==> flow/design.v <==
module aib_bert_chk #(
parameter [0:0] BERT_BUF_MODE_EN = 1   
)
(
input            clk,                   
input            rstn,                  
input            rx_rst_pulse,          
input            rx_start_pulse,        
input            seed_in_en,            
input      [1:0] rx_sft_nb,             
input      [7:0]   rx_bert_data_in,     
input      [2:0]   rx_ptrn_sel,         
output reg [127:0] rx_bert_data_ff,     
output reg         rbert_running_ff,    
output reg [15:0]  rbert_biterr_cnt_ff  
);
localparam [1:0] NBIT1 = 2'b00;  
localparam [1:0] NBIT2 = 2'b01;  
localparam [1:0] NBIT4 = 2'b10;  
localparam [1:0] NBIT8 = 2'b11;  
localparam [2:0] PRBS7   = 3'b000;  
localparam [2:0] PRBS15  = 3'b001;  
localparam [2:0] PRBS23  = 3'b010;  
localparam [2:0] PRBS31  = 3'b011;  
localparam [2:0] PTRN127 = 3'b100;  
localparam [2:0] PTRN128 = 3'b101;  
integer i;  
reg  [127:0] lfsr_buf_ff;       
reg  [127:0] seed_data_in;      
reg  [127:0] lfsr_buf_next;     
reg  [  7:0] bit_err;           
reg  [  3:0] rxbert_inc_val;    
reg          co2_nc;            
wire [15:0] rbert_biterr_cnt_in;  
wire [15:0] rbert_biterr_nxt;     
wire        co1_cnt;              
wire [7:0] lfsr7_sft1;  
wire [7:0] lfsr7_sft2;  
wire [7:0] lfsr7_sft3;  
wire [7:0] lfsr7_sft4;  
wire [7:0] lfsr7_sft5;  
wire [7:0] lfsr7_sft6;  
wire [7:0] lfsr7_sft7;  
wire [7:0] lfsr7_sft8;  
wire [14:0] lfsr15_sft1;  
wire [14:0] lfsr15_sft2;  
wire [14:0] lfsr15_sft3;  
wire [14:0] lfsr15_sft4;  
wire [14:0] lfsr15_sft5;  
wire [14:0] lfsr15_sft6;  
wire [14:0] lfsr15_sft7;  
wire [14:0] lfsr15_sft8;  
wire [22:0] lfsr23_sft1;  
wire [22:0] lfsr23_sft2;  
wire [22:0] lfsr23_sft3;  
wire [22:0] lfsr23_sft4;  
wire [22:0] lfsr23_sft5;  
wire [22:0] lfsr23_sft6;  
wire [22:0] lfsr23_sft7;  
wire [22:0] lfsr23_sft8;  
wire [30:0] lfsr31_sft1;  
wire [30:0] lfsr31_sft2;  
wire [30:0] lfsr31_sft3;  
wire [30:0] lfsr31_sft4;  
wire [30:0] lfsr31_sft5;  
wire [30:0] lfsr31_sft6;  
wire [30:0] lfsr31_sft7;  
wire [30:0] lfsr31_sft8;  
always @(posedge clk or negedge rstn)
  begin: rbert_running_register
    if(!rstn)  
      begin
        rbert_running_ff <= 1'h0;
      end
    else if(rx_rst_pulse)
      begin
        rbert_running_ff <= 1'h0;
      end
    else if(rx_start_pulse)
      begin
        rbert_running_ff <= 1'b1;
      end
  end  
always @(*)
  begin: seed_data_in_logic
    case(rx_sft_nb[1:0])
      NBIT1:  
        begin
          seed_data_in[127:0] = {rx_bert_data_in[0],
                                 lfsr_buf_ff[127:1]};
        end
      NBIT2:  
        begin
          seed_data_in[127:0] = {rx_bert_data_in[1:0],
                                 lfsr_buf_ff[127:2]};
        end
      NBIT4:  
        begin
          seed_data_in[127:0] = {rx_bert_data_in[3:0],
                                 lfsr_buf_ff[127:4]};
        end
      NBIT8:  
        begin
          seed_data_in[127:0] = {rx_bert_data_in[7:0],
                                 lfsr_buf_ff[127:8]};
        end
    endcase
  end  
assign lfsr7_sft1[7:0] = {(lfsr_buf_ff[121] ^ lfsr_buf_ff[122]),
                           lfsr_buf_ff[127:121]};
assign lfsr7_sft2[7:0] = {(lfsr7_sft1[1] ^ lfsr7_sft1[2]),lfsr7_sft1[7:1]};
assign lfsr7_sft3[7:0] = {(lfsr7_sft2[1] ^ lfsr7_sft2[2]),lfsr7_sft2[7:1]};
assign lfsr7_sft4[7:0] = {(lfsr7_sft3[1] ^ lfsr7_sft3[2]),lfsr7_sft3[7:1]};
assign lfsr7_sft5[7:0] = {(lfsr7_sft4[1] ^ lfsr7_sft4[2]),lfsr7_sft4[7:1]};
assign lfsr7_sft6[7:0] = {(lfsr7_sft5[1] ^ lfsr7_sft5[2]),lfsr7_sft5[7:1]};
assign lfsr7_sft7[7:0] = {(lfsr7_sft6[1] ^ lfsr7_sft6[2]),lfsr7_sft6[7:1]};
assign lfsr7_sft8[7:0] = {(lfsr7_sft7[1] ^ lfsr7_sft7[2]),lfsr7_sft7[7:1]};
assign lfsr15_sft1[14:0] = {(lfsr_buf_ff[113] ^ lfsr_buf_ff[114]),
                             lfsr_buf_ff[127:114]};
assign lfsr15_sft2[14:0] = {(lfsr15_sft1[0] ^ lfsr15_sft1[1]),lfsr15_sft1[14:1]};
assign lfsr15_sft3[14:0] = {(lfsr15_sft2[0] ^ lfsr15_sft2[1]),lfsr15_sft2[14:1]};
assign lfsr15_sft4[14:0] = {(lfsr15_sft3[0] ^ lfsr15_sft3[1]),lfsr15_sft3[14:1]};
assign lfsr15_sft5[14:0] = {(lfsr15_sft4[0] ^ lfsr15_sft4[1]),lfsr15_sft4[14:1]};
assign lfsr15_sft6[14:0] = {(lfsr15_sft5[0] ^ lfsr15_sft5[1]),lfsr15_sft5[14:1]};
assign lfsr15_sft7[14:0] = {(lfsr15_sft6[0] ^ lfsr15_sft6[1]),lfsr15_sft6[14:1]};
assign lfsr15_sft8[14:0] = {(lfsr15_sft7[0] ^ lfsr15_sft7[1]),lfsr15_sft7[14:1]};
assign lfsr23_sft1[22:0] = {(lfsr_buf_ff[105] ^ lfsr_buf_ff[110]),
                             lfsr_buf_ff[127:106]};
assign lfsr23_sft2[22:0] = {(lfsr23_sft1[0] ^ lfsr23_sft1[5]),lfsr23_sft1[22:1]};
assign lfsr23_sft3[22:0] = {(lfsr23_sft2[0] ^ lfsr23_sft2[5]),lfsr23_sft2[22:1]};
assign lfsr23_sft4[22:0] = {(lfsr23_sft3[0] ^ lfsr23_sft3[5]),lfsr23_sft3[22:1]};
assign lfsr23_sft5[22:0] = {(lfsr23_sft4[0] ^ lfsr23_sft4[5]),lfsr23_sft4[22:1]};
assign lfsr23_sft6[22:0] = {(lfsr23_sft5[0] ^ lfsr23_sft5[5]),lfsr23_sft5[22:1]};
assign lfsr23_sft7[22:0] = {(lfsr23_sft6[0] ^ lfsr23_sft6[5]),lfsr23_sft6[22:1]};
assign lfsr23_sft8[22:0] = {(lfsr23_sft7[0] ^ lfsr23_sft7[5]),lfsr23_sft7[22:1]};
assign lfsr31_sft1[30:0] = {(lfsr_buf_ff[97] ^ lfsr_buf_ff[100]),
                             lfsr_buf_ff[127:98]};
assign lfsr31_sft2[30:0] = {(lfsr31_sft1[0] ^ lfsr31_sft1[3]),lfsr31_sft1[30:1]};
assign lfsr31_sft3[30:0] = {(lfsr31_sft2[0] ^ lfsr31_sft2[3]),lfsr31_sft2[30:1]};
assign lfsr31_sft4[30:0] = {(lfsr31_sft3[0] ^ lfsr31_sft3[3]),lfsr31_sft3[30:1]};
assign lfsr31_sft5[30:0] = {(lfsr31_sft4[0] ^ lfsr31_sft4[3]),lfsr31_sft4[30:1]};
assign lfsr31_sft6[30:0] = {(lfsr31_sft5[0] ^ lfsr31_sft5[3]),lfsr31_sft5[30:1]};
assign lfsr31_sft7[30:0] = {(lfsr31_sft6[0] ^ lfsr31_sft6[3]),lfsr31_sft6[30:1]};
assign lfsr31_sft8[30:0] = {(lfsr31_sft7[0] ^ lfsr31_sft7[3]),lfsr31_sft7[30:1]};
always @(*)
  begin: lfsr_buf_next_logic
    lfsr_buf_next[127:0] = lfsr_buf_ff[127:0];
    case(rx_ptrn_sel[2:0])
      PRBS7:  
        begin
          case(rx_sft_nb[1:0])
            NBIT1:  
              begin
                lfsr_buf_next[127:120] = lfsr7_sft1[7:0];
              end
            NBIT2:  
              begin
                lfsr_buf_next[127:120] = lfsr7_sft2[7:0];
              end
            NBIT4:  
              begin
                lfsr_buf_next[127:120] = lfsr7_sft4[7:0];
              end
            NBIT8:  
              begin
                lfsr_buf_next[127:120] = lfsr7_sft8[7:0];
              end
          endcase
        end
      PRBS15:  
        begin
          case(rx_sft_nb[1:0])
            NBIT1:  
              begin
                lfsr_buf_next[127:113] = lfsr15_sft1[14:0];
              end
            NBIT2:  
              begin
                lfsr_buf_next[127:113] = lfsr15_sft2[14:0];
              end
            NBIT4:  
              begin
                lfsr_buf_next[127:113] = lfsr15_sft4[14:0];
              end
            NBIT8:  
              begin
                lfsr_buf_next[127:113] = lfsr15_sft8[14:0];
              end
          endcase
        end
      PRBS23:  
        begin
          case(rx_sft_nb[1:0])
            NBIT1:  
              begin
                lfsr_buf_next[127:105] = lfsr23_sft1[22:0];
              end
            NBIT2:  
              begin
                lfsr_buf_next[127:105] = lfsr23_sft2[22:0];
              end
            NBIT4:  
              begin
                lfsr_buf_next[127:105] = lfsr23_sft4[22:0];
              end
            NBIT8:  
              begin
                lfsr_buf_next[127:105] = lfsr23_sft8[22:0];
              end
          endcase
        end 
      PRBS31:   
        begin
          case(rx_sft_nb[1:0])
            NBIT1:  
              begin
                lfsr_buf_next[127:97] = lfsr31_sft1[30:0];
              end
            NBIT2:  
              begin
                lfsr_buf_next[127:97] = lfsr31_sft2[30:0];
              end
            NBIT4:  
              begin
                lfsr_buf_next[127:97] = lfsr31_sft4[30:0];
              end
            NBIT8:  
              begin
                lfsr_buf_next[127:97] = lfsr31_sft8[30:0];
              end
          endcase
        end
      PTRN127:  
        begin
          case(rx_sft_nb[1:0])
            NBIT1:  
              begin
                lfsr_buf_next[127:1] = { lfsr_buf_ff[1],
                                         lfsr_buf_ff[127:2]  };
              end
            NBIT2:  
              begin
                lfsr_buf_next[127:1] = { lfsr_buf_ff[2:1],
                                         lfsr_buf_ff[127:3] };
              end
            NBIT4:  
              begin
                lfsr_buf_next[127:1] = { lfsr_buf_ff[4:1],
                                         lfsr_buf_ff[127:5] };
              end
            NBIT8:  
              begin
                lfsr_buf_next[127:1] = { lfsr_buf_ff[8:1],
                                         lfsr_buf_ff[127:9] };
              end
          endcase
        end
      PTRN128:  
        begin
          case(rx_sft_nb[1:0])
            NBIT1:  
              begin
                lfsr_buf_next[127:0] = { lfsr_buf_ff[0],
                                         lfsr_buf_ff[127:1]  };
              end
            NBIT2:  
              begin
                lfsr_buf_next[127:0] = { lfsr_buf_ff[1:0],
                                         lfsr_buf_ff[127:2] };
              end
            NBIT4:  
              begin
                lfsr_buf_next[127:0] = { lfsr_buf_ff[3:0],
                                         lfsr_buf_ff[127:4] };
              end
            NBIT8:  
              begin
                lfsr_buf_next[127:0] = { lfsr_buf_ff[7:0],
                                         lfsr_buf_ff[127:8] };
              end
          endcase
        end
      default:  
        begin
          lfsr_buf_next[127:0] = lfsr_buf_ff[127:0];
        end
    endcase
  end  
always @(posedge clk or negedge rstn)
  begin: lfsr_buf_register
    if(!rstn)  
      begin
        lfsr_buf_ff[127:0] <= 128'h0000_0000_0000_0000_0000_0000_0000_0000;
      end
    else if(rx_rst_pulse)
      begin
        lfsr_buf_ff[127:0] <= 128'h0000_0000_0000_0000_0000_0000_0000_0000;
      end
    else if(rbert_running_ff  | rx_start_pulse)
      begin
        lfsr_buf_ff[127:0] <= lfsr_buf_next[127:0] &
                              {31'h7fff_ffff,{97{BERT_BUF_MODE_EN}}};
      end
    else if(seed_in_en)
      begin
        lfsr_buf_ff[127:0] <= seed_data_in[127:0] &
                              {31'h7fff_ffff,{97{BERT_BUF_MODE_EN}}};
      end
  end  
always @(posedge clk or negedge rstn)
  begin: rx_bert_data_register
    if(!rstn)  
      begin
        rx_bert_data_ff[127:0] <= 128'h0000_0000_0000_0000_0000_0000_0000_0000;
      end
    else if(rx_rst_pulse)
      begin
        rx_bert_data_ff[127:0] <= 128'h0000_0000_0000_0000_0000_0000_0000_0000;
      end
    else if(rbert_running_ff  | rx_start_pulse)
      begin
        rx_bert_data_ff[127:0] <= seed_data_in[127:0];
      end
  end  
always @(*)
  begin: bit_err_logic
    bit_err[7:0]     = 8'b00;
    case(rx_sft_nb[1:0])
      NBIT1:  
        begin
          if(rbert_running_ff)
            bit_err[0] = lfsr_buf_ff[127] ^ rx_bert_data_ff[127];
        end
      NBIT2:  
        begin
          if(rbert_running_ff)
            bit_err[1:0] = lfsr_buf_ff[127:126] ^ rx_bert_data_ff[127:126];
        end
      NBIT4:  
        begin
          if(rbert_running_ff)
            bit_err[3:0] = lfsr_buf_ff[127:124] ^ rx_bert_data_ff[127:124];
        end
      NBIT8:  
        begin
          if(rbert_running_ff)
            bit_err[7:0] = lfsr_buf_ff[127:120] ^ rx_bert_data_ff[127:120];
        end
    endcase
  end  
always @(*)
  begin: rxbert_inc_val_logic
    rxbert_inc_val[3:0] = 4'h0;
    for(i=0;i<8;i=i+1)
      begin
        rxbert_inc_val[3:0] = rxbert_inc_val[3:0] + {3'h0,bit_err[i]};
      end
  end  
assign {co1_cnt,rbert_biterr_nxt[15:0]}  = rbert_biterr_cnt_ff[15:0] +
                                          {12'h0,rxbert_inc_val[3:0]};
assign rbert_biterr_cnt_in[15:0] = co1_cnt ? 16'hffff : rbert_biterr_nxt[15:0];
always @(posedge clk or negedge rstn)
  begin: rbert_biterr_cnt_register
    if(!rstn)  
      begin
        rbert_biterr_cnt_ff[15:0] <= {16{1'b0}};
      end
    else if(rx_rst_pulse)
      begin
        rbert_biterr_cnt_ff[15:0] <= {16{1'b0}};
      end
    else if(rbert_running_ff)
      begin
        rbert_biterr_cnt_ff[15:0] <= rbert_biterr_cnt_in[15:0];
      end
  end  
endmodule  
module aib_rx_bert #(
parameter [0:0] BERT_BUF_MODE_EN = 1   
)
(
input         clk,               
input         rstn,              
input [  3:0] rx_rst_pulse,      
input [  3:0] rx_start_pulse,    
input [  3:0] seed_in_en,        
input [  5:0] chk3_lane_sel_ff,  
input [  5:0] chk2_lane_sel_ff,  
input [  5:0] chk1_lane_sel_ff,  
input [  5:0] chk0_lane_sel_ff,  
input [  2:0] chk3_ptrn_sel_ff,  
input [  2:0] chk2_ptrn_sel_ff,  
input [  2:0] chk1_ptrn_sel_ff,  
input [  2:0] chk0_ptrn_sel_ff,  
input [319:0] rx_bert_data_i,    
input         sdr_mode,          
input   [1:0] r_fifo_mode,       
input         m_gen2_mode,       
output reg [ 48:0] rbert_bit_cnt_ff,  
output     [ 15:0] biterr_cnt_chk3,   
output     [ 15:0] biterr_cnt_chk2,   
output     [ 15:0] biterr_cnt_chk1,   
output     [ 15:0] biterr_cnt_chk0,   
output     [127:0] rx_bert3_data,     
output     [127:0] rx_bert2_data,     
output     [127:0] rx_bert1_data,     
output     [127:0] rx_bert0_data,     
output     [  3:0] rbert_running_ff   
);
localparam   FIFO_1X   = 2'b00;        
localparam   FIFO_2X   = 2'b01;        
localparam   FIFO_4X   = 2'b10;        
localparam [1:0] NBIT1 = 2'b00;  
localparam [1:0] NBIT2 = 2'b01;  
localparam [1:0] NBIT4 = 2'b10;  
localparam [1:0] NBIT8 = 2'b11;  
integer i;  
reg [39:0][7:0] rx_bert_lanes;    
reg [ 1:0] rx_sft_nb;             
reg [ 7:0] rx_bert_data_chk0_ff;   
reg [ 7:0] rx_bert_data_chk1_ff;   
reg [ 7:0] rx_bert_data_chk2_ff;   
reg [ 7:0] rx_bert_data_chk3_ff;   
reg [48:0] rbert_bit_cnt_in;
reg        co1_nc;
wire [7:0] rx_bert_data_chk0;    
wire [7:0] rx_bert_data_chk1;    
wire [7:0] rx_bert_data_chk2;    
wire [7:0] rx_bert_data_chk3;    
always @(*)
  begin: rx_sft_nb_logic
    case(r_fifo_mode)
      FIFO_1X:  
        begin
          if(sdr_mode)
            rx_sft_nb[1:0] = 2'b00;  
          else
            rx_sft_nb[1:0] = 2'b01;  
        end
      FIFO_2X:  
        begin
          if(sdr_mode)
            rx_sft_nb[1:0] = 2'b01;  
          else
            rx_sft_nb[1:0] = 2'b10;  
        end
      FIFO_4X:  
        begin
          if(sdr_mode)
            rx_sft_nb[1:0] = 2'b10;  
          else
            rx_sft_nb[1:0] = 2'b11;  
        end
      default:  
        begin
          if(sdr_mode)
            rx_sft_nb[1:0] = 2'b00;  
          else
            rx_sft_nb[1:0] = 2'b01;  
        end
    endcase
  end  
always @(*)
  begin: rx_bert_lanes_logic
    if(m_gen2_mode)  
      begin: rx_bert_lanes_gen2
        for(i=0;i<40;i=i+1)
          begin
            rx_bert_lanes[i] = { rx_bert_data_i[(2*i)+241],
                                 rx_bert_data_i[(2*i)+240],
                                 rx_bert_data_i[(2*i)+161],
                                 rx_bert_data_i[(2*i)+160],
                                 rx_bert_data_i[(2*i)+81],
                                 rx_bert_data_i[(2*i)+80],
                                 rx_bert_data_i[(2*i)+1],
                                 rx_bert_data_i[2*i] };
          end
      end  
    else  
      begin: rx_bert_lanes_gen1
        for(i=0;i<20;i=i+1)
          begin
            if(sdr_mode)  
              begin
                rx_bert_lanes[i] = { rx_bert_data_i[(2*i)+241],  
                                     rx_bert_data_i[(2*i)+240],  
                                     rx_bert_data_i[(2*i)+161],  
                                     rx_bert_data_i[(2*i)+160],  
                                     rx_bert_data_i[(2*i)+81],   
                                     rx_bert_data_i[(2*i)+80],   
                                     rx_bert_data_i[(2*i)+40],
                                     rx_bert_data_i[2*i] };
              end  
            else  
              begin
                rx_bert_lanes[i] = { rx_bert_data_i[(2*i)+241],  
                                     rx_bert_data_i[(2*i)+240],  
                                     rx_bert_data_i[(2*i)+161],  
                                     rx_bert_data_i[(2*i)+160],  
                                     rx_bert_data_i[(2*i)+41],
                                     rx_bert_data_i[(2*i)+40],
                                     rx_bert_data_i[(2*i)+1],
                                     rx_bert_data_i[2*i] };
              end  
          end
        for(i=20;i<40;i=i+1)
          begin
            rx_bert_lanes[i] = { rx_bert_data_i[(2*i)+241],  
                                 rx_bert_data_i[(2*i)+240],  
                                 rx_bert_data_i[(2*i)+161],  
                                 rx_bert_data_i[(2*i)+160],  
                                 rx_bert_data_i[(2*i)+81],   
                                 rx_bert_data_i[(2*i)+80],   
                                 rx_bert_data_i[(2*i)+1],    
                                 rx_bert_data_i[2*i] };      
          end
      end  
  end  
assign rx_bert_data_chk0[7:0] = (chk0_lane_sel_ff[5:0] < 6'd40)      ?
                                 rx_bert_lanes[chk0_lane_sel_ff[5:0] ] :
                                 8'h00;
assign rx_bert_data_chk1[7:0] = (chk1_lane_sel_ff[5:0] < 6'd40)      ?
                                 rx_bert_lanes[chk1_lane_sel_ff[5:0]] :
                                 8'h00;
assign rx_bert_data_chk2[7:0] = (chk2_lane_sel_ff[5:0] < 6'd40)      ?
                                 rx_bert_lanes[chk2_lane_sel_ff[5:0]] :
                                 8'h00;
assign rx_bert_data_chk3[7:0] = (chk3_lane_sel_ff[5:0] < 6'd40)      ?
                                 rx_bert_lanes[chk3_lane_sel_ff[5:0]] :
                                 8'h00;
always @(posedge clk or negedge rstn)
  begin: rx_bert_data_register
    if(!rstn)
      begin
        rx_bert_data_chk0_ff[7:0] <= 8'h0;
        rx_bert_data_chk1_ff[7:0] <= 8'h0;
        rx_bert_data_chk2_ff[7:0] <= 8'h0;
        rx_bert_data_chk3_ff[7:0] <= 8'h0;
      end
    else
      begin
        rx_bert_data_chk0_ff[7:0] <= rx_bert_data_chk0[7:0];
        rx_bert_data_chk1_ff[7:0] <= rx_bert_data_chk1[7:0];
        rx_bert_data_chk2_ff[7:0] <= rx_bert_data_chk2[7:0];
        rx_bert_data_chk3_ff[7:0] <= rx_bert_data_chk3[7:0];
      end
  end  
always @(*)
  begin: rbert_bit_cnt_in_logic
    case(rx_sft_nb[1:0])
      NBIT1:  
        begin
          {co1_nc,rbert_bit_cnt_in[48:0]} = rbert_bit_cnt_ff[48:0] + 49'd1;
        end
      NBIT2:  
        begin
          {co1_nc,rbert_bit_cnt_in[48:0]} = rbert_bit_cnt_ff[48:0] + 49'd2;
        end
      NBIT4:  
        begin
          {co1_nc,rbert_bit_cnt_in[48:0]} = rbert_bit_cnt_ff[48:0] + 49'd4;
        end
      NBIT8:  
        begin
          {co1_nc,rbert_bit_cnt_in[48:0]} = rbert_bit_cnt_ff[48:0] + 49'd8;
        end
    endcase
  end  
always @(posedge clk or negedge rstn)
  begin: rbert_bit_cnt_register
    if(!rstn)  
      begin
        rbert_bit_cnt_ff[48:0] <= {49{1'b0}};
      end
    else if(rx_rst_pulse[3:0] != 4'h0)
      begin
        rbert_bit_cnt_ff[48:0] <= {49{1'b0}};
      end
    else if(rbert_running_ff[3:0] != 4'h0)
      begin
        rbert_bit_cnt_ff[48:0] <= rbert_bit_cnt_in[48:0];
      end
  end  
aib_bert_chk #(.BERT_BUF_MODE_EN (BERT_BUF_MODE_EN))
aib_bert_chk0(
.clk             (clk),            
.rstn            (rstn),           
.rx_rst_pulse    (rx_rst_pulse[0]),   
.rx_start_pulse  (rx_start_pulse[0]), 
.seed_in_en      (seed_in_en[0]),     
.rx_sft_nb       (rx_sft_nb[1:0]), 
.rx_bert_data_in (rx_bert_data_chk0_ff[7:0]),  
.rx_ptrn_sel     (chk0_ptrn_sel_ff[2:0]),      
.rx_bert_data_ff     (rx_bert0_data[127:0]), 
.rbert_running_ff    (rbert_running_ff[0]),     
.rbert_biterr_cnt_ff (biterr_cnt_chk0[15:0])
);
aib_bert_chk #(.BERT_BUF_MODE_EN (BERT_BUF_MODE_EN))
aib_bert_chk1(
.clk             (clk),            
.rstn            (rstn),           
.rx_rst_pulse    (rx_rst_pulse[1]),   
.rx_start_pulse  (rx_start_pulse[1]), 
.seed_in_en      (seed_in_en[1]),     
.rx_sft_nb       (rx_sft_nb[1:0]), 
.rx_bert_data_in (rx_bert_data_chk1_ff[7:0]),  
.rx_ptrn_sel     (chk1_ptrn_sel_ff[2:0]),      
.rx_bert_data_ff     (rx_bert1_data[127:0]), 
.rbert_running_ff    (rbert_running_ff[1]),     
.rbert_biterr_cnt_ff (biterr_cnt_chk1[15:0])
);
aib_bert_chk #(.BERT_BUF_MODE_EN (BERT_BUF_MODE_EN))
aib_bert_chk2(
.clk             (clk),            
.rstn            (rstn),           
.rx_rst_pulse    (rx_rst_pulse[2]),   
.rx_start_pulse  (rx_start_pulse[2]), 
.seed_in_en      (seed_in_en[2]),     
.rx_sft_nb       (rx_sft_nb[1:0]), 
.rx_bert_data_in (rx_bert_data_chk2_ff[7:0]),  
.rx_ptrn_sel     (chk2_ptrn_sel_ff[2:0]),      
.rx_bert_data_ff     (rx_bert2_data[127:0]), 
.rbert_running_ff    (rbert_running_ff[2]),     
.rbert_biterr_cnt_ff (biterr_cnt_chk2[15:0])
);
aib_bert_chk #(.BERT_BUF_MODE_EN (BERT_BUF_MODE_EN))
aib_bert_chk3(
.clk             (clk),            
.rstn            (rstn),           
.rx_rst_pulse    (rx_rst_pulse[3]),   
.rx_start_pulse  (rx_start_pulse[3]), 
.seed_in_en      (seed_in_en[3]),     
.rx_sft_nb       (rx_sft_nb[1:0]), 
.rx_bert_data_in (rx_bert_data_chk3_ff[7:0]),  
.rx_ptrn_sel     (chk3_ptrn_sel_ff[2:0]),      
.rx_bert_data_ff     (rx_bert3_data[127:0]), 
.rbert_running_ff    (rbert_running_ff[3]),     
.rbert_biterr_cnt_ff (biterr_cnt_chk3[15:0])
);
endmodule  
--- tool output ---
== Tool chain data of aib_rx_bert ==
Module aib_rx_bert before and after one edit of its RTL, step after step.
"before" refers to lines of the RTL above, "after" to lines of the edited file.
"difference": "after" minus "before" as printed here. "relative change": 100 x difference / "before".
Library cell names are shortened.
Not given: --
Design
  top: aib_rx_bert
  clock: clk
  library: sky130hd
  corner: tt_025C_1v80

== Edit of the RTL ==
The edit as a unified diff against the file above.
A script made this edit. It changes what the design does and was not meant as an optimisation.
begin of diff
@@ -357,5 +357,5 @@
       end
   end  
-assign {co1_cnt,rbert_biterr_nxt[15:0]}  = rbert_biterr_cnt_ff[15:0] +
+assign {co1_cnt,rbert_biterr_nxt[15:0]}  = rbert_biterr_cnt_ff[15:0] -
                                           {12'h0,rxbert_inc_val[3:0]};
 assign rbert_biterr_cnt_in[15:0] = co1_cnt ? 16'hffff : rbert_biterr_nxt[15:0];
end of diff

== After elaboration ==
Counts by Yosys on the flattened word-level netlist (proc, flatten, opt, wreduce; memories kept). Register bits leave out memories and registers merged into their read ports (data or address). Print and check cells are left out.
Storage and ports
  register bits: before 1173, after 1173, difference 0, relative change 0.00%
  latch bits: before 0, after 0, difference 0
  bits in writable memories: before 0, after 0, difference 0
  ROM bits: before 0, after 0, difference 0
  word width x clocked read ports: before 0, after 0, difference 0
  memories kept: before 0, after 0, difference 0
  bits of input ports: before 374, after 374, difference 0, relative change 0.00%
Operators by class
  $add $sub $neg: before 36, after 36, difference 0, relative change 0.00%
  $mul: before 0, after 0, difference 0
  divide/modulo/power cells: before 0, after 0, difference 0
  order comparisons: before 4, after 4, difference 0, relative change 0.00%
  equality and inequality tests: before 49, after 49, difference 0, relative change 0.00%
  shift operators: before 4, after 4, difference 0, relative change 0.00%
  muxes and demuxes: before 175, after 175, difference 0, relative change 0.00%
  bitwise operators: before 148, after 148, difference 0, relative change 0.00%
  reductions and logical operators: before 50, after 50, difference 0, relative change 0.00%
Operator list
  adder 16 x 4 -> 17 bit: before 4, after 0, difference -4, relative change -100.00%
  subtractor 16 x 4 -> 17 bit: before 0, after 4, difference +4
  XOR 1 bit: before 132, after 132, difference 0, relative change 0.00%
  two-way mux 4 bit: before 44, after 44, difference 0, relative change 0.00%
  adder 4 x 1 -> 4 bit: before 24, after 24, difference 0, relative change 0.00%
  AND reduction 2 bit: before 24, after 24, difference 0, relative change 0.00%
  two-way mux 128 bit: before 20, after 20, difference 0, relative change 0.00%
  two-way mux 1 bit: before 18, after 18, difference 0, relative change 0.00%
  nonzero test 2 bit: before 13, after 13, difference 0, relative change 0.00%
  two-way mux 16 bit: before 12, after 12, difference 0, relative change 0.00%
  equality test 3 x 2 -> 1 bit with constant B: before 8, after 8, difference 0, relative change 0.00%
  equality test 3 bit with constant B: before 8, after 8, difference 0, relative change 0.00%
  two-way mux 8 bit: before 8, after 8, difference 0, relative change 0.00%
  parallel mux 1 bit (select 4 bit): before 8, after 8, difference 0, relative change 0.00%
  parallel mux 128 bit (select 4 bit): before 8, after 8, difference 0, relative change 0.00%
  parallel mux 8 bit (select 4 bit): before 8, after 8, difference 0, relative change 0.00%
  two-way mux 2 bit: before 5, after 5, difference 0, relative change 0.00%
  adder 1 x 1 -> 2 bit: before 4, after 4, difference 0, relative change 0.00%
  equality test 3 x 1 -> 1 bit with constant B: before 4, after 4, difference 0, relative change 0.00%
  logical NOT 3 bit: before 4, after 4, difference 0, relative change 0.00%
  less-than comparator 6 bit with constant B: before 4, after 4, difference 0, relative change 0.00%
  != test 3 bit with constant B: before 4, after 4, difference 0, relative change 0.00%
  != test 4 bit with constant B: before 4, after 4, difference 0, relative change 0.00%
  != test 5 bit with constant B: before 4, after 4, difference 0, relative change 0.00%
  != test 6 bit with constant B: before 4, after 4, difference 0, relative change 0.00%
  != test 7 bit with constant B: before 4, after 4, difference 0, relative change 0.00%
  != test 8 bit with constant B: before 4, after 4, difference 0, relative change 0.00%
  OR 1 bit: before 4, after 4, difference 0, relative change 0.00%
Not every row of either side is listed.

== Depth ==
Depth = most cells in a row (Yosys ltp): at word level without a register or memory, in the mapped netlist without a sequential cell, where the memories' decode and read muxes count.
Depth
  depth in word-level cells: before 15, after 15, difference 0, relative change 0.00%
  ABC_AREA: before 0, after 0
  mapped depth: before 30, after 31, difference +1, relative change +3.33%

== Netlist ==
The flow's flattened synthesis, as Yosys stat reports it; memories are mapped. The netlist is that of the ABC_AREA named above (0 if unset); the other value can give another one.
Mapped netlist
  cells in the netlist: before 7503, after 7227, difference -276, relative change -3.68%
  synthesis area (µm²): before 78200.0, after 77845.9, difference -354.1, relative change -0.45%
  flip-flops: before 1173, after 1173, difference 0, relative change 0.00%
  buffer cells: before 803, after 782, difference -21, relative change -2.62%
Cells by type
  nand2_1: before 776, after 547, difference -229, relative change -29.51%
  mux2_2: before 794, after 947, difference +153, relative change +19.27%
  mux2i_1: before 533, after 428, difference -105, relative change -19.70%
  o221ai_1: before 42, after 147, difference +105, relative change +250.00%
  a31oi_1: before 73, after 175, difference +102, relative change +139.73%
  buf_2: before 176, after 75, difference -101, relative change -57.39%
  o22ai_1: before 487, after 389, difference -98, relative change -20.12%
  clkbuf_1: before 507, after 602, difference +95, relative change +18.74%
  a211oi_1: before 456, after 385, difference -71, relative change -15.57%
  o21ai_0: before 229, after 172, difference -57, relative change -24.89%
  nand3_1: before 95, after 69, difference -26, relative change -27.37%
  mux4_2: before 375, after 400, difference +25, relative change +6.67%
  and3_1: before 40, after 23, difference -17, relative change -42.50%
  a22o_1: before 22, after 39, difference +17, relative change +77.27%
  a21oi_1: before 212, after 197, difference -15, relative change -7.08%
  xor2_1: before 88, after 103, difference +15, relative change +17.05%
  nand4_1: before 46, after 31, difference -15, relative change -32.61%
  nor4_1: before 22, after 37, difference +15, relative change +68.18%
Not every row of either side is listed.
The figures by module come from a second, unflattened synthesis with its own total; it is not the netlist above.
Unflattened totals
  cells (unflattened synthesis): before 8012, after 8012, difference 0, relative change 0.00%
  area (unflattened synthesis) (µm²): before 79945.4, after 81451.9, difference +1506.5, relative change +1.88%
Rows give one instance, submodules left out.
By module, before
  aib_bert_chk #(BERT_BUF_MODE_EN=1): instances 4, cells 1619, area 15792.6 µm²
  aib_rx_bert: instances 1, cells 1536, area 16774.8 µm²
By module, after
  aib_bert_chk #(BERT_BUF_MODE_EN=1): instances 4, cells 1619, area 16169.3 µm²
  aib_rx_bert: instances 1, cells 1536, area 16774.8 µm²

== Path before layout ==
OpenSTA on the mapped netlist: ideal clock, no wires. The path of least setup slack (recovery checks aside). Input and output delay are each 20% of the period. Register names are those of the netlist, which keeps one name where synthesis merged equal registers.
Path post-synthesis
  kind: before input-to-reg, after input-to-reg
  start: before input port r_fifo_mode[0], after input port r_fifo_mode[0]
  end: before register aib_bert_chk2.rbert_biterr_cnt_ff[9], after register aib_bert_chk3.rbert_biterr_cnt_ff[9]
  clock period (ns): before 7.5, after 7.5, difference 0.0, relative change 0.00%
  external input delay (ns): before 1.500, after 1.500, difference 0.000, relative change 0.00%
  launch time at the first pin (ns): before 1.500, after 1.500, difference 0.000, relative change 0.00%
  arrival (ns): before 7.595, after 7.756, difference +0.161, relative change +2.12%
  required time (ns): before 7.406, after 7.414, difference +0.008, relative change +0.11%
  slack (ns): before -0.189, after -0.342, difference -0.153
  delay of the path (ns): before 6.189, after 6.342, difference +0.153, relative change +2.47%
  stages: before 29, after 29, difference 0, relative change 0.00%
  synthesis period reached (ns): before 7.689, after 7.842, difference +0.153, relative change +1.99%
"delay of the path" = arrival - input delay + setup time.
"stages": output pins that drive a net of the path, with the launching flip-flop's if there is one; two outputs of one cell count as two.
"synthesis period reached" = period - worst setup slack (recovery checks aside). The figure is calculated, with input and output delays left at 20% of the set period.
The rows between start and end are the longest chain of elaborated cells between them; the timing report does not say that the signal goes this way. Where chains are equally long, one stands for them.
A line is the first line of the expression or statement that the cell stems from. Yosys adds cells for indexed reads and writes and turns some case tables into memories.
A register here has more assigning lines than the two given.
On the way, post-synthesis, before
  path through: inv_1 -> ha_1 -> buf_2 -> inv_1 -> o21a_1 -> buf_2 -> buf_2 -> clkbuf_1 -> buf_2 -> a21oi_1 -> a221oi_1 -> nor2_1 -> ha_1 -> inv_1 -> fa_1 -> inv_1 -> fa_1 -> fa_1 -> inv_1 -> fa_1 -> fa_1 -> inv_1 -> a21oi_1 -> o21bai_1 -> or3b_2 -> clkbuf_1 -> o31ai_1 -> a21oi_1 -> a211oi_1
  length of the longest elaborated chain: 15
  elaborated cells on any way between the ends: 24
  those cells by class: add/sub (8); eq/ne (5); mux (8); reduce/logical (3)
RTL lines, path post-synthesis, before
  start, declared: RTL line 397  | input   [1:0] r_fifo_mode,
  equality test 2 bit: RTL line 432  | case(r_fifo_mode)
  parallel mux 2 bit (select 2 bit): RTL line 432
  equality test 2 bit: RTL line 328  | case(rx_sft_nb[1:0])
  parallel mux 1 bit (select 4 bit): RTL line 328
  adder 1 x 1 -> 2 bit: RTL line 356  | rxbert_inc_val[3:0] = rxbert_inc_val[3:0] + {3'h0,bit_err[i]};
  adder 4 x 1 -> 4 bit (6 in a row): RTL line 356
  adder 16 x 4 -> 17 bit: RTL line 359  | assign {co1_cnt,rbert_biterr_nxt[15:0]}  = rbert_biterr_cnt_ff[15:0] +
  two-way mux 16 bit: RTL line 361  | assign rbert_biterr_cnt_in[15:0] = co1_cnt ? 16'hffff : rbert_biterr_nxt[15:0];
  two-way mux 16 bit: RTL line 372  | else if(rbert_running_ff)
  two-way mux 16 bit: RTL line 368  | else if(rx_rst_pulse)
  end, assigned: RTL line 366  | rbert_biterr_cnt_ff[15:0] <= {16{1'b0}};
  end, assigned: RTL line 374  | rbert_biterr_cnt_ff[15:0] <= rbert_biterr_cnt_in[15:0];
  end, declared: RTL line 15  | output reg [15:0]  rbert_biterr_cnt_ff
On the way, post-synthesis, after
  path through: inv_1 -> ha_1 -> clkbuf_1 -> nand2b_1 -> a21oi_2 -> clkbuf_1 -> clkbuf_1 -> clkbuf_1 -> a21oi_1 -> a221oi_1 -> nor2_1 -> ha_1 -> inv_1 -> fa_1 -> inv_1 -> fa_1 -> fa_1 -> inv_1 -> fa_1 -> inv_1 -> fa_1 -> nor2b_1 -> o21ai_0 -> nand3b_1 -> or4_1 -> clkbuf_1 -> nand2_1 -> a21oi_1 -> nor3_1
  length of the longest elaborated chain: 15
  elaborated cells on any way between the ends: 24
  those cells by class: add/sub (8); eq/ne (5); mux (8); reduce/logical (3)
RTL lines, path post-synthesis, after
  start, declared: RTL line 397  | input   [1:0] r_fifo_mode,
  equality test 2 bit: RTL line 432  | case(r_fifo_mode)
  parallel mux 2 bit (select 2 bit): RTL line 432
  equality test 2 bit: RTL line 328  | case(rx_sft_nb[1:0])
  parallel mux 1 bit (select 4 bit): RTL line 328
  adder 1 x 1 -> 2 bit: RTL line 356  | rxbert_inc_val[3:0] = rxbert_inc_val[3:0] + {3'h0,bit_err[i]};
  adder 4 x 1 -> 4 bit (6 in a row): RTL line 356
  subtractor 16 x 4 -> 17 bit: RTL line 359  | assign {co1_cnt,rbert_biterr_nxt[15:0]}  = rbert_biterr_cnt_ff[15:0] -
  two-way mux 16 bit: RTL line 361  | assign rbert_biterr_cnt_in[15:0] = co1_cnt ? 16'hffff : rbert_biterr_nxt[15:0];
  two-way mux 16 bit: RTL line 372  | else if(rbert_running_ff)
  two-way mux 16 bit: RTL line 368  | else if(rx_rst_pulse)
  end, assigned: RTL line 366  | rbert_biterr_cnt_ff[15:0] <= {16{1'b0}};
  end, assigned: RTL line 374  | rbert_biterr_cnt_ff[15:0] <= rbert_biterr_cnt_in[15:0];
  end, declared: RTL line 15  | output reg [15:0]  rbert_biterr_cnt_ff

== Timing after layout ==
Path of least setup slack in the final report of the runs of pair A (OpenROAD, finished layout, wires in). Where an end is a register, its clock arrival counts in the times.
Path post-layout
  kind: before input-to-reg, after input-to-reg
  start: before input port r_fifo_mode[1], after input port r_fifo_mode[1]
  end: before register aib_bert_chk3.rbert_biterr_cnt_ff[14], after register aib_bert_chk0.rbert_biterr_cnt_ff[0]
  clock period (ns): before 7.03, after 7.03, difference 0.00, relative change 0.00%
  external input delay (ns): before 1.41, after 1.41, difference 0.00, relative change 0.00%
  launch time at the first pin (ns): before 1.41, after 1.41, difference 0.00, relative change 0.00%
  arrival (ns): before 7.18, after 7.45, difference +0.27, relative change +3.76%
  required time (ns): before 7.69, after 7.73, difference +0.04, relative change +0.52%
  slack (ns): before 0.51, after 0.28, difference -0.23
  stages: before 25, after 25, difference 0, relative change 0.00%
The rows between start and end are the longest chain of elaborated cells between them; the timing report does not say that the signal goes this way. Where chains are equally long, one stands for them.
A register here has more assigning lines than the two given.
On the way, post-layout, before
  path through: clkdlybuf4s50_1 -> inv_1 -> ha_1 -> buf_12 -> nor2b_2 -> o21a_4 -> o22ai_1 -> a211oi_1 -> a211oi_1 -> ha_1 -> inv_1 -> fa_1 -> inv_1 -> fa_1 -> fa_1 -> inv_1 -> fa_1 -> fa_1 -> nor2b_1 -> o21ai_0 -> a21boi_1 -> and2_1 -> nand3_1 -> nor3b_1 -> nor3_1
  length of the longest elaborated chain: 15
  elaborated cells on any way between the ends: 24
  those cells by class: add/sub (8); eq/ne (5); mux (8); reduce/logical (3)
RTL lines, path post-layout, before
  start, declared: RTL line 397  | input   [1:0] r_fifo_mode,
  equality test 2 bit: RTL line 432  | case(r_fifo_mode)
  parallel mux 2 bit (select 2 bit): RTL line 432
  equality test 2 bit: RTL line 328  | case(rx_sft_nb[1:0])
  parallel mux 1 bit (select 4 bit): RTL line 328
  adder 1 x 1 -> 2 bit: RTL line 356  | rxbert_inc_val[3:0] = rxbert_inc_val[3:0] + {3'h0,bit_err[i]};
  adder 4 x 1 -> 4 bit (6 in a row): RTL line 356
  adder 16 x 4 -> 17 bit: RTL line 359  | assign {co1_cnt,rbert_biterr_nxt[15:0]}  = rbert_biterr_cnt_ff[15:0] +
  two-way mux 16 bit: RTL line 361  | assign rbert_biterr_cnt_in[15:0] = co1_cnt ? 16'hffff : rbert_biterr_nxt[15:0];
  two-way mux 16 bit: RTL line 372  | else if(rbert_running_ff)
  two-way mux 16 bit: RTL line 368  | else if(rx_rst_pulse)
  end, assigned: RTL line 366  | rbert_biterr_cnt_ff[15:0] <= {16{1'b0}};
  end, assigned: RTL line 374  | rbert_biterr_cnt_ff[15:0] <= rbert_biterr_cnt_in[15:0];
  end, declared: RTL line 15  | output reg [15:0]  rbert_biterr_cnt_ff
On the way, post-layout, after
  path through: clkdlybuf4s50_1 -> ha_1 -> inv_1 -> o21a_2 -> buf_4 -> nand2_1 -> o221ai_1 -> nand2_1 -> o21ai_0 -> ha_1 -> inv_1 -> fa_1 -> inv_1 -> fa_1 -> fa_1 -> inv_1 -> fa_1 -> buf_4 -> inv_1 -> fa_1 -> nor2b_1 -> o21ai_0 -> nand4_1 -> buf_4 -> a311oi_1
  length of the longest elaborated chain: 15
  elaborated cells on any way between the ends: 24
  those cells by class: add/sub (8); eq/ne (5); mux (8); reduce/logical (3)
RTL lines, path post-layout, after
  start, declared: RTL line 397  | input   [1:0] r_fifo_mode,
  equality test 2 bit: RTL line 432  | case(r_fifo_mode)
  parallel mux 2 bit (select 2 bit): RTL line 432
  equality test 2 bit: RTL line 328  | case(rx_sft_nb[1:0])
  parallel mux 1 bit (select 4 bit): RTL line 328
  adder 1 x 1 -> 2 bit: RTL line 356  | rxbert_inc_val[3:0] = rxbert_inc_val[3:0] + {3'h0,bit_err[i]};
  adder 4 x 1 -> 4 bit (6 in a row): RTL line 356
  subtractor 16 x 4 -> 17 bit: RTL line 359  | assign {co1_cnt,rbert_biterr_nxt[15:0]}  = rbert_biterr_cnt_ff[15:0] -
  two-way mux 16 bit: RTL line 361  | assign rbert_biterr_cnt_in[15:0] = co1_cnt ? 16'hffff : rbert_biterr_nxt[15:0];
  two-way mux 16 bit: RTL line 372  | else if(rbert_running_ff)
  two-way mux 16 bit: RTL line 368  | else if(rx_rst_pulse)
  end, assigned: RTL line 366  | rbert_biterr_cnt_ff[15:0] <= {16{1'b0}};
  end, assigned: RTL line 374  | rbert_biterr_cnt_ff[15:0] <= rbert_biterr_cnt_in[15:0];
  end, declared: RTL line 15  | output reg [15:0]  rbert_biterr_cnt_ff

== Layout results ==
Runs of the flow (Yosys, OpenROAD) on both versions; the two runs of a pair have the same settings. The constraints put input and output delay at 20% of the set period each and load the outputs with 0.01 pF.
Settings, pair A
  period_ns: 7.03
  CAP_MARGIN: 20
  CORE_MARGIN: 2
  CORE_UTILIZATION: 40
  SLEW_MARGIN: 20
Final reports, pair A
  Yosys chip area after synthesis (µm²): before 78200.0, after 77845.9, difference -354.1, relative change -0.45%
  area inside the die boundary (µm²): before 199054.0, after 198159.0, difference -895.0, relative change -0.45%
  standard-cell area of the final layout (µm²): before 95348.9, after 94785.9, difference -563.0, relative change -0.59%
  utilization in the final report (%): before 49.0, after 49.1, difference +0.1
  setup slack of the worst path (ns): before 0.512, after 0.279, difference -0.233
  total negative slack (ns): before 0.000, after 0.000, difference 0.000
  smallest hold slack (ns): before 0.461, after 0.488, difference +0.027
  overall power (W): before 0.023951, after 0.023375, difference -0.000576, relative change -2.40%
  clock period reached (ns): before 6.518, after 6.751, difference +0.233, relative change +3.57%
Settings, pair B
  CELL_PAD_IN_SITES_DETAIL_PLACEMENT: 1
  CELL_PAD_IN_SITES_GLOBAL_PLACEMENT: 0
  CORE_MARGIN: 8
  CORE_UTILIZATION: 49
  CTS_CLUSTER_SIZE: 50
  GPL_ROUTABILITY_DRIVEN: 1
  HOLD_SLACK_MARGIN: 0.29
  MAX_ROUTING_LAYER: met5
  PLACE_DENSITY_LB_ADDON: 0.22
  SETUP_SLACK_MARGIN: 1.41
  SLEW_MARGIN: 40
  period_ns: 11.0
  CAP_MARGIN: 20
Final reports, pair B
  Yosys chip area after synthesis (µm²): before 78200.0, after 77845.9, difference -354.1, relative change -0.45%
  area inside the die boundary (µm²): before 172632.0, after 171881.0, difference -751.0, relative change -0.44%
  standard-cell area of the final layout (µm²): before 93973.9, after 94061.5, difference +87.6, relative change +0.09%
  utilization in the final report (%): before 59.3, after 59.5, difference +0.2
  setup slack of the worst path (ns): before 1.957, after 2.278, difference +0.321
  total negative slack (ns): before 0.000, after 0.000, difference 0.000
  smallest hold slack (ns): before 0.468, after 0.494, difference +0.026
  overall power (W): before 0.015138, after 0.015288, difference +0.000150, relative change +0.99%
  clock period reached (ns): before 9.043, after 8.722, difference -0.321, relative change -3.55%
"clock period reached" is the run's clock period less its worst setup slack. It is reckoned from that one timing run; input and output delays stay at 20% of the period that was set.
"overall power": no workload was simulated; the value follows from the tool's default switching activity.
--- end ---
